==> flow/design.v <==
module Adder (input [31:0] a,input [31:0] b,
output [31:0] y);
assign y = a + b;
endmodule
module adder_pc(pc,pc_add);
input [31:0] pc;
output [31:0] pc_add;
assign pc_add = pc + 32'd4;
endmodule
module mux2_1(a,b,sel,out);
input [31:0] a,b;
input sel;
output [31:0]out;
assign out = (sel==1'b1) ? a : b;
endmodule
module mux2_1_5(a,b,sel,out);
input [4:0] a,b;
input sel;
output [4:0] out;
assign out= (sel) ? a : b;
endmodule
module mux_forwarding(input [31:0] Reg1,input [31:0] Alu_result,input [31:0] WB_result,input [1:0] signal_forwarding,output [31:0] result);
assign result = ( signal_forwarding== 2'b00 )? Reg1  : (signal_forwarding==2'b01) ? Alu_result : WB_result;
endmodule
module SignExtend(a,zero_ext,b);
input[15:0] a;
input zero_ext;
output reg [31:0] b;
always@(*)
begin
	b = {{16{a[15] & ~zero_ext}},{a}};
end
endmodule
module Shift_Left_Branch(input [31:0] imm,output reg [31:0]  branch_address);
always@(*)
begin
  branch_address = imm << 2;
end
endmodule 
module Shift_Left_Jump(imm, PC, jump);
input[25:0] imm;
input[3:0] PC;
output [31:0] jump;
assign jump = {PC, imm, 2'b00};
endmodule
module PC #(parameter WIDTH=8)(input clk,input  reset,input en,input [WIDTH-1:0] d,output reg [WIDTH-1:0] q); 
always @ (posedge clk)
if (reset==1'b1) 
q <= 0;
else if (en)
q <= d;
endmodule
module ALU(entr1,entr2,alu_ctrl,alu_result,zero);
input [31:0] entr1, entr2;
input [3:0] alu_ctrl;
output zero;
output reg [31:0] alu_result;
assign zero = (entr1 == entr2);
always@(*)
begin
  case(alu_ctrl) 
    4'b0000:
	    alu_result = entr1 + entr2;
    4'b0001: 
	    alu_result = entr1 - entr2;
    4'b0010: 
	    alu_result = entr1 & entr2;
    4'b0011: 
        alu_result = ~(entr1 | entr2);
    4'b0100:
        alu_result = entr1 | entr2;
    4'b0101:
        alu_result = {31'b0, ($signed(entr1) < $signed(entr2))};
    4'b0110:
        alu_result = {entr2[15:0], 16'b0};
    default:
        alu_result = entr1 + entr2;
  endcase
end
endmodule
module ALU_Control(aluOp,func,out);
input wire [3:0] aluOp;
input wire [5:0] func;
output reg [3:0] out;
always @(*)
begin
case (aluOp)
	4'b0000:  
	begin
	case (func)
	6'b100000: out = 4'b0000;  
	6'b100010: out = 4'b0001;  
	6'b100100: out = 4'b0010;  
	6'b100111: out = 4'b0011;  
	6'b100101: out = 4'b0100;  
	6'b101010: out = 4'b0101;  
	default:   out = 4'b0000;
	endcase  
	end
	4'b0100:  
	out = 4'b0000;  
	4'b0010:  
	out = 4'b0101;  
	4'b1100:  
	out = 4'b0010;  
	4'b1110:  
	out = 4'b0100;  
	4'b0001:  
	out = 4'b0110;  
	4'b0101:  
	out = 4'b0001;  
	default:
	out = 4'b0000;
endcase
end
endmodule
module Control(hazard_detected,Instruction,RegDst,Jump,Branch,BranchNe,MemRead,MemtoReg,ALUOp,MemWrite,ALUSrc,RegWrite,ZeroExt);
input hazard_detected;
input [5:0] Instruction;
output reg RegDst,Branch,BranchNe,Jump,MemtoReg,ALUSrc,RegWrite,ZeroExt;
output reg MemRead, MemWrite;
output reg [3:0] ALUOp;
always @(*)
begin
  RegDst = 1'b0;
  Jump = 1'b0;
  Branch = 1'b0;
  BranchNe = 1'b0;
  MemRead = 1'b0;
  MemtoReg = 1'b0;
  ALUOp = 4'b0100;
  MemWrite = 1'b0;
  ALUSrc = 1'b0;
  RegWrite = 1'b0;
  ZeroExt = 1'b0;
  if(hazard_detected)
  begin
  end
  else
  case (Instruction)
  6'b000000:  
  begin
    RegDst = 1'b1;
    ALUOp = 4'b0000;
    RegWrite = 1'b1;
  end
  6'b100011:  
  begin
    MemRead = 1'b1;
    MemtoReg = 1'b1;
    ALUSrc = 1'b1;
    RegWrite = 1'b1;
  end
  6'b101011:  
  begin
    MemWrite = 1'b1;
    ALUSrc = 1'b1;
  end
  6'b001010:  
  begin
    ALUOp = 4'b0010;
    ALUSrc = 1'b1;
    RegWrite = 1'b1;
  end
  6'b001111:  
  begin
    ALUOp = 4'b0001;
    ALUSrc = 1'b1;
    RegWrite = 1'b1;
  end
  6'b001000:  
  begin
    ALUSrc = 1'b1;
    RegWrite = 1'b1;
  end
  6'b001100:  
  begin
    ALUOp = 4'b1100;
    ALUSrc = 1'b1;
    RegWrite = 1'b1;
    ZeroExt = 1'b1;
  end
  6'b001101:  
  begin
    ALUOp = 4'b1110;
    ALUSrc = 1'b1;
    RegWrite = 1'b1;
    ZeroExt = 1'b1;
  end
  6'b000100:  
  begin
    Branch = 1'b1;
    ALUOp = 4'b0101;
  end
  6'b000101:  
  begin
    Branch = 1'b1;
    BranchNe = 1'b1;
    ALUOp = 4'b0101;
  end
  6'b000010:  
  begin
    Jump = 1'b1;
  end
  default: ;
  endcase
end
endmodule
module Register_File(clk, readreg1, readreg2, writereg, writedata, read_data1, read_data2, regwrite);
input clk;
input [4:0] readreg1, readreg2, writereg;  
input [31:0] writedata;  
input regwrite;  
output [31:0] read_data1, read_data2;
reg [31:0]reg_set[1:31];  
assign read_data1 = (readreg1 == 5'd0) ? 32'd0 :
                    (regwrite && writereg == readreg1) ? writedata : reg_set[readreg1];
assign read_data2 = (readreg2 == 5'd0) ? 32'd0 :
                    (regwrite && writereg == readreg2) ? writedata : reg_set[readreg2];
always @ (posedge clk) 
  if (regwrite && writereg != 5'd0) 
  reg_set[writereg] <= writedata;
endmodule
module hazard_detection(input use_src1,input use_src2,input [4:0] src1_ID,input [4:0] src2_ID,input [4:0] dest_d_e,
input mem_read_d_e,output hazard_detected);
wire exe_hazard;
assign exe_hazard = mem_read_d_e && (dest_d_e != 5'd0) &&
                    ((use_src1 && src1_ID == dest_d_e) || (use_src2 && src2_ID == dest_d_e));
assign hazard_detected = exe_hazard;
endmodule
module forwarding_EXE (input [4:0] src1_d_e,input [4:0] src2_d_e,input [4:0] dest_MEM,input [4:0] dest_WB,input WB_EN_MEM, WB_EN_WB,
output reg [1:0] val1_sel, val2_sel);
always @ (*) 
begin
  {val1_sel, val2_sel} = 0;
    if (WB_EN_MEM && dest_MEM != 5'd0 && src1_d_e == dest_MEM) val1_sel = 2'b01;
    else if (WB_EN_WB && dest_WB != 5'd0 && src1_d_e == dest_WB) val1_sel = 2'b10;
    if (WB_EN_MEM && dest_MEM != 5'd0 && src2_d_e == dest_MEM) val2_sel = 2'b01;
    else if (WB_EN_WB && dest_WB != 5'd0 && src2_d_e == dest_WB) val2_sel = 2'b10;
end
endmodule
module F_D (input clk,input rst,input STALL,input FLUSH,input [31:0] PCIn,input [31:0] instructionIn,output reg [31:0] PC,output reg [31:0] instruction);
always @ (posedge clk) begin
  if (rst || FLUSH)
  begin
    PC <= 0;
    instruction <= 0;
  end
  else 
  begin
    if (STALL)
    begin
    end
    else 
    begin
      instruction <= instructionIn;
      PC <= PCIn;
    end
  end
end 
endmodule
module D_EX(input clk,rst,flush,input [4:0] src_1,input [4:0] src_2,input [4:0] dest_in,input [31:0] Reg1_in,
input [31:0] Reg2_in,input [31:0] imm_in,input Branch_in,input BranchNe_in,
input MemtoReg_in,input MemRead_in,input MemWrite_in,input RegWrite_in,input ALUSrc_in,
input [3:0] alu_control_out_in,
input [31:0] branch_pc_in,output reg [4:0] src_1_out,output reg [4:0] src_2_out,output reg [4:0] dest_out,
output reg [31:0] Reg1_out,output reg [31:0] Reg2_out,
output reg [31:0] imm_out,output reg Branch_out,output reg BranchNe_out,
output reg MemtoReg_out,output reg MemRead_out,output reg MemWrite_out,output reg RegWrite_out,output reg ALUSrc_out,
output reg [3:0] alu_control_out_out,
output reg [31:0] branch_pc_out);
always @(posedge clk)
begin
    if (rst || flush) 
        begin
        src_1_out<=0;
        src_2_out<=0;        
        Reg1_out<=0;
        Reg2_out<=0;
        dest_out<=0;
        imm_out<=0;
        Branch_out<=0;
        BranchNe_out<=0;
        MemtoReg_out<=0;
        MemRead_out<=0;
        MemWrite_out<=0;
        RegWrite_out<=0;
        ALUSrc_out<=0;
        alu_control_out_out<=0;
        branch_pc_out<=0;
        end
    else
        begin
        src_1_out<=src_1;
        src_2_out<=src_2;
        Reg1_out<=Reg1_in;
        Reg2_out<=Reg2_in;
        dest_out<=dest_in;
        imm_out<=imm_in;
        Branch_out<=Branch_in;
        BranchNe_out<=BranchNe_in;
        MemtoReg_out<=MemtoReg_in;
        MemRead_out<=MemRead_in;
        MemWrite_out<=MemWrite_in;
        RegWrite_out<=RegWrite_in;
        ALUSrc_out<=ALUSrc_in;
        alu_control_out_out<=alu_control_out_in;
        branch_pc_out<=branch_pc_in;
        end
end
endmodule
module EX_MEM(input clk,input rst,input [4:0] dest,input memwrite,input memtoreg,input regwrite,
input [31:0] alu_result,input [31:0] store_data,
output reg [4:0] dest_out,output reg memwrite_out,output reg memtoreg_out,output reg regwrite_out,
output reg [31:0] alu_result_out,output reg [31:0] store_data_out);
always @(posedge clk)
begin
if (rst) begin
    dest_out<=0;
    memwrite_out<=0;
    memtoreg_out<=0;
    regwrite_out<=0;
    alu_result_out<=0;
    store_data_out<=0;
end
else
begin
    dest_out<=dest;
    memwrite_out<=memwrite;
    memtoreg_out<=memtoreg;
    regwrite_out<=regwrite;
    alu_result_out<=alu_result;
    store_data_out<=store_data;
end
end
endmodule
module MEM_WB(input clk,input rst,input [4:0] dest,input regwrite,input [31:0] result,
output reg [4:0] dest_out,output reg regwrite_out,output reg [31:0] result_out);
always @(posedge clk)
begin
if (rst) begin
    dest_out<=0;
    regwrite_out<=0;
    result_out<=0;
end
else
begin
    dest_out<=dest;
    regwrite_out<=regwrite;
    result_out<=result;
end
end
endmodule
module DATAPATH_CON_PIPELINE(clk,reset,imem_addr,imem_rdata,dmem_addr,dmem_wdata,dmem_we,dmem_rdata);
input clk; 
input reset;
output [31:0] imem_addr;
input  [31:0] imem_rdata;
output [31:0] dmem_addr;
output [31:0] dmem_wdata;
output dmem_we;
input  [31:0] dmem_rdata;
wire [31:0] address_final; 
wire [31:0] Out_PC; 
wire [31:0] next_pc;
wire [31:0] Instruction; 
wire RegDst,Jump,MemtoReg,ALUsrc,RegWrite,Branch,BranchNe,ZeroExt; 
wire MemRead, MemWrite; 
wire [3:0] ALUOP;
wire [4:0] writereg;
wire [31:0] read_data1,read_data2;
wire [31:0] sign_extended;
wire [3:0] alucontrol;
wire [31:0] mux_alu;
wire [31:0] alu_result;
wire zero; 
wire [31:0] Jump_address;
wire [31:0] shift_left_branch;
wire [31:0] branch_pc;
wire [31:0] mux_branch_out;
wire [31:0] DM_mux;
wire [4:0] src_1_d_e,src_2_d_e;
wire [4:0] dest_d_e;
wire [31:0] reg1_d_e;
wire [31:0] reg2_d_e;
wire [31:0] imm_d_e;
wire branch_d_e,branchne_d_e;
wire MemtoReg_d_e,MemRead_d_e,MemWrite_d_e,RegWrite_d_e,ALUsrc_d_e;
wire [3:0] alucontrol_d_e;
wire [31:0] branch_pc_d_e;
wire [4:0] dest_e_m;
wire MemWrite_e_m,MemtoReg_e_m,RegWrite_e_m;
wire [31:0] alu_result_e_m,store_data_e_m;
wire [4:0] dest_m_w;
wire RegWrite_m_w;
wire [31:0] result_m_w;
wire [31:0] PC_F_D,inst_F_D;
wire [1:0] val1,val2;
wire hazard_detected;
wire [31:0] val_1_mux_forw,val_2_mux_forw;
wire branch_taken;
wire use_src1,use_src2;
assign imem_addr = Out_PC;
assign Instruction = imem_rdata;
PC #(32)call_pc(.clk(clk),.reset(reset),.en(~hazard_detected | branch_taken),.d(next_pc),.q(Out_PC));
adder_pc call_adder_pc(.pc(Out_PC),.pc_add(address_final));
mux2_1 call_mux2_1_jump(.a(Jump_address),.b(address_final),.sel(Jump),.out(mux_branch_out));
mux2_1 call_mux2_1_branch(.a(branch_pc_d_e),.b(mux_branch_out),.sel(branch_taken),.out(next_pc));
F_D call_F_D(.clk(clk),.rst(reset),.STALL(hazard_detected),.FLUSH(branch_taken | Jump),.PCIn(address_final),.instructionIn(Instruction),.PC(PC_F_D),.instruction(inst_F_D));
Register_File call_RF(.clk(clk),.readreg1(inst_F_D[25:21]),.readreg2(inst_F_D[20:16]),
.writereg(dest_m_w),.writedata(result_m_w),.read_data1(read_data1),.read_data2(read_data2),.regwrite(RegWrite_m_w));
assign use_src1 = (inst_F_D[31:26] != 6'b000010) && (inst_F_D[31:26] != 6'b001111);
assign use_src2 = (inst_F_D[31:26] == 6'b000000) || (inst_F_D[31:26] == 6'b101011) ||
                  (inst_F_D[31:26] == 6'b000100) || (inst_F_D[31:26] == 6'b000101);
hazard_detection call_hazard(.use_src1(use_src1),.use_src2(use_src2),.src1_ID(inst_F_D[25:21]),.src2_ID(inst_F_D[20:16]),.dest_d_e(dest_d_e),
.mem_read_d_e(MemRead_d_e),.hazard_detected(hazard_detected));
Control call_Control(.hazard_detected(hazard_detected),.Instruction(inst_F_D[31:26]),.RegDst(RegDst),.Jump(Jump),.Branch(Branch),.BranchNe(BranchNe),.MemRead(MemRead),
.MemtoReg(MemtoReg),.ALUOp(ALUOP),.MemWrite(MemWrite),.ALUSrc(ALUsrc),.RegWrite(RegWrite),.ZeroExt(ZeroExt));
mux2_1_5 call_mux2_1_5bits(.a(inst_F_D[15:11]),.b(inst_F_D[20:16]),.sel(RegDst),.out(writereg));
SignExtend call_Signextend(.a(inst_F_D[15:0]),.zero_ext(ZeroExt),.b(sign_extended));
ALU_Control call_alu_control(.aluOp(ALUOP),.func(inst_F_D[5:0]),.out(alucontrol));
Shift_Left_Jump call_shift_jump(.imm(inst_F_D[25:0]),.PC(PC_F_D[31:28]),.jump(Jump_address));
Shift_Left_Branch call_shift_branch(.imm(sign_extended),.branch_address(shift_left_branch));
Adder call_adder(.a(PC_F_D),.b(shift_left_branch),.y(branch_pc));
D_EX ID_IE(.clk(clk),.rst(reset),.flush(branch_taken),.src_1(inst_F_D[25:21]),.src_2(inst_F_D[20:16]),.dest_in(writereg),
.Reg1_in(read_data1),.Reg2_in(read_data2),.imm_in(sign_extended),.Branch_in(Branch),.BranchNe_in(BranchNe),
.MemtoReg_in(MemtoReg),.MemRead_in(MemRead),.MemWrite_in(MemWrite),.RegWrite_in(RegWrite),.ALUSrc_in(ALUsrc),
.alu_control_out_in(alucontrol),.branch_pc_in(branch_pc),
.src_1_out(src_1_d_e),.src_2_out(src_2_d_e),.dest_out(dest_d_e),
.Reg1_out(reg1_d_e),.Reg2_out(reg2_d_e),.imm_out(imm_d_e),.Branch_out(branch_d_e),.BranchNe_out(branchne_d_e),
.MemtoReg_out(MemtoReg_d_e),.MemRead_out(MemRead_d_e),.MemWrite_out(MemWrite_d_e),.RegWrite_out(RegWrite_d_e),.ALUSrc_out(ALUsrc_d_e),
.alu_control_out_out(alucontrol_d_e),.branch_pc_out(branch_pc_d_e));
forwarding_EXE call_forwarding(.src1_d_e(src_1_d_e),.src2_d_e(src_2_d_e),
.dest_MEM(dest_e_m),.dest_WB(dest_m_w),.WB_EN_MEM(RegWrite_e_m),.WB_EN_WB(RegWrite_m_w),.val1_sel(val1),.val2_sel(val2));
mux_forwarding call_3_forwarding_1(.Reg1(reg1_d_e),.Alu_result(alu_result_e_m),.WB_result(result_m_w),.signal_forwarding(val1),.result(val_1_mux_forw));
mux_forwarding call_3_forwarding_2(.Reg1(reg2_d_e),.Alu_result(alu_result_e_m),.WB_result(result_m_w),.signal_forwarding(val2),.result(val_2_mux_forw));
mux2_1 mux_antes_del_alu(.a(imm_d_e),.b(val_2_mux_forw),.sel(ALUsrc_d_e),.out(mux_alu));
ALU call_ALU(.entr1(val_1_mux_forw),.entr2(mux_alu),.alu_ctrl(alucontrol_d_e),.alu_result(alu_result),.zero(zero));
assign branch_taken = branch_d_e & (zero ^ branchne_d_e);
EX_MEM call_ex_mem(.clk(clk),.rst(reset),.dest(dest_d_e),.memwrite(MemWrite_d_e),.memtoreg(MemtoReg_d_e),.regwrite(RegWrite_d_e),
.alu_result(alu_result),.store_data(val_2_mux_forw),
.dest_out(dest_e_m),.memwrite_out(MemWrite_e_m),.memtoreg_out(MemtoReg_e_m),.regwrite_out(RegWrite_e_m),
.alu_result_out(alu_result_e_m),.store_data_out(store_data_e_m));
assign dmem_addr  = alu_result_e_m;
assign dmem_wdata = store_data_e_m;
assign dmem_we    = MemWrite_e_m;
mux2_1 call_mux_data_memory(.a(dmem_rdata),.b(alu_result_e_m),.sel(MemtoReg_e_m),.out(DM_mux));
MEM_WB call_mem_wb(.clk(clk),.rst(reset),.dest(dest_e_m),.regwrite(RegWrite_e_m),.result(DM_mux),
.dest_out(dest_m_w),.regwrite_out(RegWrite_m_w),.result_out(result_m_w));
endmodule
Appendix: tool output

Reports on DATAPATH_CON_PIPELINE
Each step is given for the RTL above and for the edited RTL.
"unedited" refers to lines of the RTL above, "edited" to lines of the edited file.
"change" is "edited" less "unedited", of the values as shown; "rel. change" is that difference over "unedited", in percent.
Operators: Yosys type, input widths -> output width; for muxes data width and select width s.
A cell with n/a has no value.

set-up
  design top = DATAPATH_CON_PIPELINE
  clock port = clk
  library = sky130hd
  timing corner = tt_025C_1v80

The edit
Unified diff, file above to edited file.
This change comes from a script, not from a designer. The edited design behaves differently; no optimisation was intended.

begin of diff
@@ -419,5 +419,8 @@
 mux2_1_5 call_mux2_1_5bits(.a(inst_F_D[15:11]),.b(inst_F_D[20:16]),.sel(RegDst),.out(writereg));
 SignExtend call_Signextend(.a(inst_F_D[15:0]),.zero_ext(ZeroExt),.b(sign_extended));
-ALU_Control call_alu_control(.aluOp(ALUOP),.func(inst_F_D[5:0]),.out(alucontrol));
+wire [3:0] alucontrol_p, alucontrol_n;
+ALU_Control call_alu_control(.aluOp(ALUOP),.func(inst_F_D[5:0]),.out(alucontrol_p));
+ALU_Control call_alu_control_x (.aluOp(ALUOP), .func(~(inst_F_D[5:0])), .out(alucontrol_n));
+assign alucontrol = alucontrol_p ^ alucontrol_n;
 Shift_Left_Jump call_shift_jump(.imm(inst_F_D[25:0]),.PC(PC_F_D[31:28]),.jump(Jump_address));
 Shift_Left_Branch call_shift_branch(.imm(sign_extended),.branch_address(shift_left_branch));
end of diff

After elaboration
Counts by Yosys on the flattened word-level netlist (proc, flatten, opt, wreduce; memories kept). Print and check cells are left out. Cells with the same type and inputs are merged into one.
Memory sizes are those after Yosys's memory passes, which may raise the word count (mostly to a power of two), join words into wider ones and drop unused or constant bits.

bit counts
  item                             unedited  edited  change  rel. change (%)
  output and inout port bits       97        97      0       0.00
  bits in registers                280       280     0       0.00
  word width x clocked read ports  64        64      0       0.00
  bits in writable memories        992       992     0       0.00
  elaborated cells                 143       152     +9      +6.29
  memories                         1         1       0       0.00
  bits of input ports              66        66      0       0.00

memory list
  item                                          unedited                     edited
  shape (words x width / read and write ports)  call_RF.reg_set 31x32 r2 w1  call_RF.reg_set 31x32 r2 w1

cells by class
  item                   unedited  edited  change  rel. change (%)
  bitwise logic cells    10        12      +2      +20.00
  eq/ne operators        37        42      +5      +13.51
  reduce/logical cells   33        33      0       0.00
  magnitude comparators  1         1       0       0.00
  $add $sub $neg         4         4       0       0.00
  muxes and demuxes      33        35      +2      +6.06

operators with widths
  operator            unedited  edited  change  rel. change (%)
  $eq 6x6->1 const B  7         12      +5      +71.43
  $pmux 4 s6          2         3       +1      +50.00
  $pmux 3 s5          1         2       +1      +100.00
  $not 6->6           0         1       +1      n/a
  $xor 4x4->4         0         1       +1      n/a

Unchanged operator kinds not shown: 38.

Depth
Yosys ltp: most cells in a row. Word level: on the elaborated netlist, between registers, memories and ports. Mapped: between sequential cells and ports; inverters and the memories' decode and read muxes count.

logic depth
  item                          unedited  edited  change  rel. change (%)
  depth after elaboration       14        14      0       0.00
  ABC_AREA                      0         0       n/a     n/a
  depth in mapped cells         22        24      +2      +9.09
  depth with buffers taken out  18        20      +2      +11.11

After synthesis
Yosys stat after the flow's synthesis: flattened, memories mapped to cells. It holds for the ABC_AREA given above (unset counts as 0); a run with the other value may have another netlist.

mapped netlist
  item                                unedited  edited    change  rel. change (%)
  cells in the netlist                4,620     4,604     -16     -0.35
  flip-flops                          1,338     1,335     -3      -0.22
  sequential part of the area (um^2)  36,715.2  36,655.2  -60.0   -0.16
  buffer cells                        337       338       +1      +0.30
  synthesis area (um^2)               66,004.6  66,276.1  +271.5  +0.41

cell types
  type                       unedited  edited  change  rel. change (%)
  sky130_fd_sc_hd__buf_2     18        93      +75     +416.67
  sky130_fd_sc_hd__clkbuf_1  257       195     -62     -24.12
  sky130_fd_sc_hd__o21ai_0   123       78      -45     -36.59
  sky130_fd_sc_hd__and3_1    47        14      -33     -70.21
  sky130_fd_sc_hd__buf_1     59        29      -30     -50.85
  sky130_fd_sc_hd__o21ai_1   3         28      +25     +833.33
  sky130_fd_sc_hd__a221oi_1  32        10      -22     -68.75
  sky130_fd_sc_hd__and2_1    19        37      +18     +94.74
  sky130_fd_sc_hd__o21a_1    20        36      +16     +80.00
  sky130_fd_sc_hd__mux2_2    20        5       -15     -75.00
  sky130_fd_sc_hd__a21oi_1   274       260     -14     -5.11
  sky130_fd_sc_hd__o22ai_1   20        34      +14     +70.00
  sky130_fd_sc_hd__nand2_1   207       220     +13     +6.28
  sky130_fd_sc_hd__nor2b_1   51        38      -13     -25.49
  sky130_fd_sc_hd__nand3_1   45        33      -12     -26.67
  sky130_fd_sc_hd__o211ai_1  5         16      +11     +220.00
  sky130_fd_sc_hd__xnor2_1   83        74      -9      -10.84
  sky130_fd_sc_hd__mux2i_1   240       248     +8      +3.33

Unchanged cell types not shown: 8.
The list need not be complete.
The figures by module come from a second, unflattened synthesis with its own total; it is not the netlist above.

unflattened totals
  item                                 unedited  edited    change  rel. change (%)
  cells (unflattened synthesis)        5,355     5,387     +32     +0.60
  area (unflattened synthesis) (um^2)  71,516.1  71,735.0  +218.9  +0.31

Each row is one instance without its submodules.

by module, unedited
  module          area (um^2)  cells  instances  sequential area (um^2)
  Register_File   47,202.8     2,759  1          29,788.6
  ALU             5,158.7      792    1          0.0
  D_EX            4,803.4      342    1          3,083.0
  F_D             2,348.5      207    1          1,281.2
  mux2_1          544.3        36     4          0.0
  EX_MEM          1,981.9      152    1          1,441.4
  Adder           1,739.2      248    1          0.0
  mux_forwarding  714.4        107    2          0.0
  MEM_WB          1,212.4      80     1          760.7
  PC (WIDTH=32)   1,163.6      103    1          640.6
  adder_pc        580.6        83     1          0.0
  Control         291.5        42     1          0.0
  forwarding_EXE  257.7        34     1          0.0
  SignExtend      246.5        32     1          0.0

unedited: Further modules, not shown: 6.

by module, edited
  module          area (um^2)  cells  instances  sequential area (um^2)
  Register_File   47,202.8     2,759  1          29,788.6
  ALU             5,158.7      792    1          0.0
  D_EX            4,803.4      342    1          3,083.0
  F_D             2,348.5      207    1          1,281.2
  mux2_1          544.3        36     4          0.0
  EX_MEM          1,981.9      152    1          1,441.4
  Adder           1,739.2      248    1          0.0
  mux_forwarding  714.4        107    2          0.0
  MEM_WB          1,212.4      80     1          760.7
  PC (WIDTH=32)   1,163.6      103    1          640.6
  adder_pc        580.6        83     1          0.0
  ALU_Control     161.4        22     2          0.0
  Control         291.5        42     1          0.0
  forwarding_EXE  257.7        34     1          0.0

edited: Further modules, not shown: 6.

Timing after synthesis
OpenSTA on the mapped netlist: ideal clock, no wires. The path of least setup slack (recovery checks aside). Input and output delay are each 20% of the period. Register names are those of the netlist, which keeps one name where synthesis merged equal registers.

timing path post-synthesis
  item                           unedited                          edited                            change  rel. change (%)
  kind                           flip-flop to flip-flop            flip-flop to flip-flop            n/a     n/a
  start                          register call_mem_wb.dest_out[3]  register call_mem_wb.dest_out[4]  n/a     n/a
  end                            register ID_IE.MemtoReg_out       register ID_IE.MemtoReg_out       n/a     n/a
  arrival (ns)                   5.200                             4.576                             -0.624  -12.00
  stages on the path             19                                21                                +2      +10.53
  library setup time (ns)        0.073                             0.080                             +0.007  n/a
  time at the first pin (ns)     0.000                             0.000                             0.000   n/a
  required time (ns)             7.427                             7.420                             -0.007  -0.09
  slack (ns)                     2.227                             2.844                             +0.617  n/a
  period (ns)                    7.5                               7.5                               0.0     0.00
  path buffers                   4                                 3                                 -1      -25.00
  delay of the path (ns)         5.273                             4.656                             -0.617  -11.70
  synthesis period reached (ns)  5.273                             4.656                             -0.617  -11.70

"delay of the path" is the arrival time less input delay plus setup time.
"stages on the path": output pins that drive a net of the path, with the launching flip-flop's if there is one; two outputs of one cell count as two.
"synthesis period reached" is the clock period less the worst setup slack; recovery checks do not enter. This is arithmetic on one report: input and output delays are still those of the set period (20% each).
The rows between start and end are the longest chain of elaborated cells between them; the timing report does not say that the signal goes this way. Where chains are equally long, one stands for them.
A line is the first line of the expression or statement that the cell stems from. Yosys adds cells for indexed reads and writes and turns some case tables into memories.

between the ends, post-synthesis, unedited
  cells stage by stage = sky130_fd_sc_hd__dfxtp_1 > sky130_fd_sc_hd__buf_1 > sky130_fd_sc_hd__xnor2_1 > sky130_fd_sc_hd__nand3_1 > sky130_fd_sc_hd__nor4_1 > sky130_fd_sc_hd__clkbuf_1 > sky130_fd_sc_hd__mux2i_1 > sky130_fd_sc_hd__o21ai_0 > sky130_fd_sc_hd__ha_1 > sky130_fd_sc_hd__clkbuf_1 > sky130_fd_sc_hd__or4_1 > sky130_fd_sc_hd__or2_0 > sky130_fd_sc_hd__or3_1 > sky130_fd_sc_hd__o31a_1 > sky130_fd_sc_hd__o21ai_1 > sky130_fd_sc_hd__buf_4 > sky130_fd_sc_hd__nand2_2 > sky130_fd_sc_hd__or4_1 > sky130_fd_sc_hd__nor3b_2
  length of the longest elaborated chain = 14

RTL lines, path post-synthesis, unedited
  item                  RTL line  text
  start: declaration    338       output reg [4:0] dest_out,output reg regwrite_out,output reg [31:0] result_out);
  start: assignment     342       dest_out<=0;
  start: assignment     348       dest_out<=dest;
  $reduce_bool 5->1     239       else if (WB_EN_WB && dest_WB != 5'd0 && src2_d_e == dest_WB) val2_sel = 2'b10;
  $logic_and 1x1->1 x2  239
  $mux 2                239
  $mux 2                238       if (WB_EN_MEM && dest_MEM != 5'd0 && src2_d_e == dest_MEM) val2_sel = 2'b01;
  $eq 2x1->1            23        assign result = ( signal_forwarding== 2'b00 )? Reg1  : (signal_forwarding==2'b01) ? Alu_result : WB_result;
  $mux 32 x2            23
  $mux 32               14        assign out = (sel==1'b1) ? a : b;
  $eq 32x32->1          58        assign zero = (entr1 == entr2);
  $xor 1x1->1           439       assign branch_taken = branch_d_e & (zero ^ branchne_d_e);
  $and 1x1->1           439
  $logic_or 1x1->1      274       if (rst || flush)
  $reduce_or 2->1       n/a
  end: assignment       284       MemtoReg_out<=0;
  end: assignment       302       MemtoReg_out<=MemtoReg_in;
  end: declaration      269       output reg MemtoReg_out,output reg MemRead_out,output reg MemWrite_out,output reg RegWrite_out,output reg ALUS ...

between the ends, post-synthesis, edited
  cells stage by stage = sky130_fd_sc_hd__dfxtp_1 > sky130_fd_sc_hd__buf_1 > sky130_fd_sc_hd__xnor2_1 > sky130_fd_sc_hd__nand3_1 > sky130_fd_sc_hd__nor4_1 > sky130_fd_sc_hd__buf_2 > sky130_fd_sc_hd__mux2i_1 > sky130_fd_sc_hd__o21a_1 > sky130_fd_sc_hd__inv_1 > sky130_fd_sc_hd__ha_1 > sky130_fd_sc_hd__clkbuf_8 > sky130_fd_sc_hd__nor4_1 > sky130_fd_sc_hd__nand4_1 > sky130_fd_sc_hd__nor2_1 > sky130_fd_sc_hd__and4_1 > sky130_fd_sc_hd__xor2_1 > sky130_fd_sc_hd__nand2_1 > sky130_fd_sc_hd__nor2b_1 > sky130_fd_sc_hd__nand2_1 > sky130_fd_sc_hd__or3_1 > sky130_fd_sc_hd__nor3b_1
  length of the longest elaborated chain = 14

RTL lines, path post-synthesis, edited
  item                  RTL line  text
  start: declaration    338       output reg [4:0] dest_out,output reg regwrite_out,output reg [31:0] result_out);
  start: assignment     342       dest_out<=0;
  start: assignment     348       dest_out<=dest;
  $reduce_bool 5->1     239       else if (WB_EN_WB && dest_WB != 5'd0 && src2_d_e == dest_WB) val2_sel = 2'b10;
  $logic_and 1x1->1 x2  239
  $mux 2                239
  $mux 2                238       if (WB_EN_MEM && dest_MEM != 5'd0 && src2_d_e == dest_MEM) val2_sel = 2'b01;
  $eq 2x1->1            23        assign result = ( signal_forwarding== 2'b00 )? Reg1  : (signal_forwarding==2'b01) ? Alu_result : WB_result;
  $mux 32 x2            23
  $mux 32               14        assign out = (sel==1'b1) ? a : b;
  $eq 32x32->1          58        assign zero = (entr1 == entr2);
  $xor 1x1->1           442       assign branch_taken = branch_d_e & (zero ^ branchne_d_e);
  $and 1x1->1           442
  $logic_or 1x1->1      274       if (rst || flush)
  $reduce_or 2->1       n/a
  end: assignment       284       MemtoReg_out<=0;
  end: assignment       302       MemtoReg_out<=MemtoReg_in;
  end: declaration      269       output reg MemtoReg_out,output reg MemRead_out,output reg MemWrite_out,output reg RegWrite_out,output reg ALUS ...

Path in the finished layout
Path of least setup slack in the final report of each run of pair 1 (OpenROAD, finished layout, wires in). Where an end is a register, its clock arrival counts in the times.

timing path after layout
  item                        unedited                          edited                            change  rel. change (%)
  kind                        flip-flop to flip-flop            flip-flop to flip-flop            n/a     n/a
  start                       register call_mem_wb.dest_out[3]  register call_mem_wb.dest_out[4]  n/a     n/a
  end                         register ID_IE.Reg1_out[12]       register ID_IE.Reg2_out[24]       n/a     n/a
  stages on the path          18                                20                                +2      +11.11
  required time (ns)          7.59                              7.59                              0.00    0.00
  period (ns)                 6.9                               6.9                               0.0     0.00
  library setup time (ns)     0.09                              0.11                              +0.02   n/a
  time at the first pin (ns)  0.80                              0.79                              -0.01   -1.25
  slack (ns)                  0.57                              0.67                              +0.10   n/a
  path buffers                1                                 2                                 +1      +100.00
  arrival (ns)                7.02                              6.92                              -0.10   -1.42

The rows between start and end are the longest chain of elaborated cells between them; the timing report does not say that the signal goes this way. Where chains are equally long, one stands for them.

between the ends, after layout, unedited
  cells stage by stage = sky130_fd_sc_hd__dfxtp_1 > sky130_fd_sc_hd__xnor2_1 > sky130_fd_sc_hd__nand4_1 > sky130_fd_sc_hd__a311oi_4 > sky130_fd_sc_hd__buf_4 > sky130_fd_sc_hd__mux2i_1 > sky130_fd_sc_hd__nand2_1 > sky130_fd_sc_hd__o21ai_0 > sky130_fd_sc_hd__o21ai_0 > sky130_fd_sc_hd__ha_1 > sky130_fd_sc_hd__or4_1 > sky130_fd_sc_hd__or2_0 > sky130_fd_sc_hd__or3_1 > sky130_fd_sc_hd__o31a_1 > sky130_fd_sc_hd__o21ai_4 > sky130_fd_sc_hd__and2_1 > sky130_fd_sc_hd__o21ai_4 > sky130_fd_sc_hd__a211oi_1
  length of the longest elaborated chain = 14

RTL lines, path after layout, unedited
  item                  RTL line  text
  start: declaration    338       output reg [4:0] dest_out,output reg regwrite_out,output reg [31:0] result_out);
  start: assignment     342       dest_out<=0;
  start: assignment     348       dest_out<=dest;
  $reduce_bool 5->1     239       else if (WB_EN_WB && dest_WB != 5'd0 && src2_d_e == dest_WB) val2_sel = 2'b10;
  $logic_and 1x1->1 x2  239
  $mux 2                239
  $mux 2                238       if (WB_EN_MEM && dest_MEM != 5'd0 && src2_d_e == dest_MEM) val2_sel = 2'b01;
  $eq 2x1->1            23        assign result = ( signal_forwarding== 2'b00 )? Reg1  : (signal_forwarding==2'b01) ? Alu_result : WB_result;
  $mux 32 x2            23
  $mux 32               14        assign out = (sel==1'b1) ? a : b;
  $eq 32x32->1          58        assign zero = (entr1 == entr2);
  $xor 1x1->1           439       assign branch_taken = branch_d_e & (zero ^ branchne_d_e);
  $and 1x1->1           439
  $logic_or 1x1->1      274       if (rst || flush)
  $reduce_or 2->1       n/a
  end: declaration      267       output reg [31:0] Reg1_out,output reg [31:0] Reg2_out,

between the ends, after layout, edited
  cells stage by stage = sky130_fd_sc_hd__dfxtp_1 > sky130_fd_sc_hd__or3_4 > sky130_fd_sc_hd__o31ai_4 > sky130_fd_sc_hd__nor3_4 > sky130_fd_sc_hd__buf_4 > sky130_fd_sc_hd__mux2i_1 > sky130_fd_sc_hd__a21oi_1 > sky130_fd_sc_hd__inv_1 > sky130_fd_sc_hd__o21ai_1 > sky130_fd_sc_hd__ha_1 > sky130_fd_sc_hd__nor4_1 > sky130_fd_sc_hd__nand4_1 > sky130_fd_sc_hd__nor2_1 > sky130_fd_sc_hd__and4_1 > sky130_fd_sc_hd__xor2_1 > sky130_fd_sc_hd__nand2_2 > sky130_fd_sc_hd__nor2b_2 > sky130_fd_sc_hd__buf_4 > sky130_fd_sc_hd__o21ai_4 > sky130_fd_sc_hd__a211oi_1
  length of the longest elaborated chain = 14

RTL lines, path after layout, edited
  item                  RTL line  text
  start: declaration    338       output reg [4:0] dest_out,output reg regwrite_out,output reg [31:0] result_out);
  start: assignment     342       dest_out<=0;
  start: assignment     348       dest_out<=dest;
  $reduce_bool 5->1     239       else if (WB_EN_WB && dest_WB != 5'd0 && src2_d_e == dest_WB) val2_sel = 2'b10;
  $logic_and 1x1->1 x2  239
  $mux 2                239
  $mux 2                238       if (WB_EN_MEM && dest_MEM != 5'd0 && src2_d_e == dest_MEM) val2_sel = 2'b01;
  $eq 2x1->1            23        assign result = ( signal_forwarding== 2'b00 )? Reg1  : (signal_forwarding==2'b01) ? Alu_result : WB_result;
  $mux 32 x2            23
  $mux 32               14        assign out = (sel==1'b1) ? a : b;
  $eq 32x32->1          58        assign zero = (entr1 == entr2);
  $xor 1x1->1           442       assign branch_taken = branch_d_e & (zero ^ branchne_d_e);
  $and 1x1->1           442
  $logic_or 1x1->1      274       if (rst || flush)
  $reduce_or 2->1       n/a
  end: declaration      267       output reg [31:0] Reg1_out,output reg [31:0] Reg2_out,

Flow runs
Runs of the flow (Yosys, OpenROAD) on both versions; the two runs of a pair have the same settings. The constraints put input and output delay at 20% of the set period each and load the outputs with 0.01 pF.

flow settings, pair 1
  CORE_UTILIZATION = 40
  period_ns = 6.9
  CAP_MARGIN = 20
  CORE_MARGIN = 2
  SLEW_MARGIN = 20

measured results, pair 1
  item                                       unedited   edited     change     rel. change (%)
  utilization of the finished layout (%)     45.7       45.7       0.0        n/a
  area inside the die boundary (um^2)        168,276.0  168,962.0  +686.0     +0.41
  worst hold slack in the final report (ns)  0.455      0.448      -0.007     n/a
  achieved period (ns)                       6.329      6.231      -0.098     -1.55
  total design power (W)                     0.019316   0.019346   +0.000030  +0.16
  area of the synthesized netlist (um^2)     66,004.6   66,276.1   +271.5     +0.41
  smallest setup slack (ns)                  0.571      0.669      +0.098     n/a

flow settings, pair 2
  ABC_AREA = 1
  CELL_PAD_IN_SITES_DETAIL_PLACEMENT = 0
  CORE_ASPECT_RATIO = 0.58
  CORE_UTILIZATION = 37
  CTS_CLUSTER_DIAMETER = 359
  GPL_ROUTABILITY_DRIVEN = 0
  GPL_TIMING_DRIVEN = 1
  MAX_ROUTING_LAYER = met5
  PLACE_DENSITY = 0.48
  SETUP_SLACK_MARGIN = -0.21
  period_ns = 5.93
  CAP_MARGIN = 20
  CORE_MARGIN = 2
  SLEW_MARGIN = 20

measured results, pair 2
  item                                       unedited   edited     change     rel. change (%)
  utilization of the finished layout (%)     42.0       41.7       -0.3       n/a
  area inside the die boundary (um^2)        193,582.0  195,455.0  +1,873.0   +0.97
  worst hold slack in the final report (ns)  0.397      0.414      +0.017     n/a
  achieved period (ns)                       5.745      5.721      -0.024     -0.42
  total design power (W)                     0.023324   0.022967   -0.000357  -1.53
  area of the synthesized netlist (um^2)     70,281.2   70,968.1   +686.9     +0.98
  smallest setup slack (ns)                  0.185      0.209      +0.024     n/a

"achieved period" = clock period - worst setup slack. The figure is calculated, with input and output delays left at 20% of the set period.
"total design power": no workload was simulated; the value follows from the tool's default switching activity.
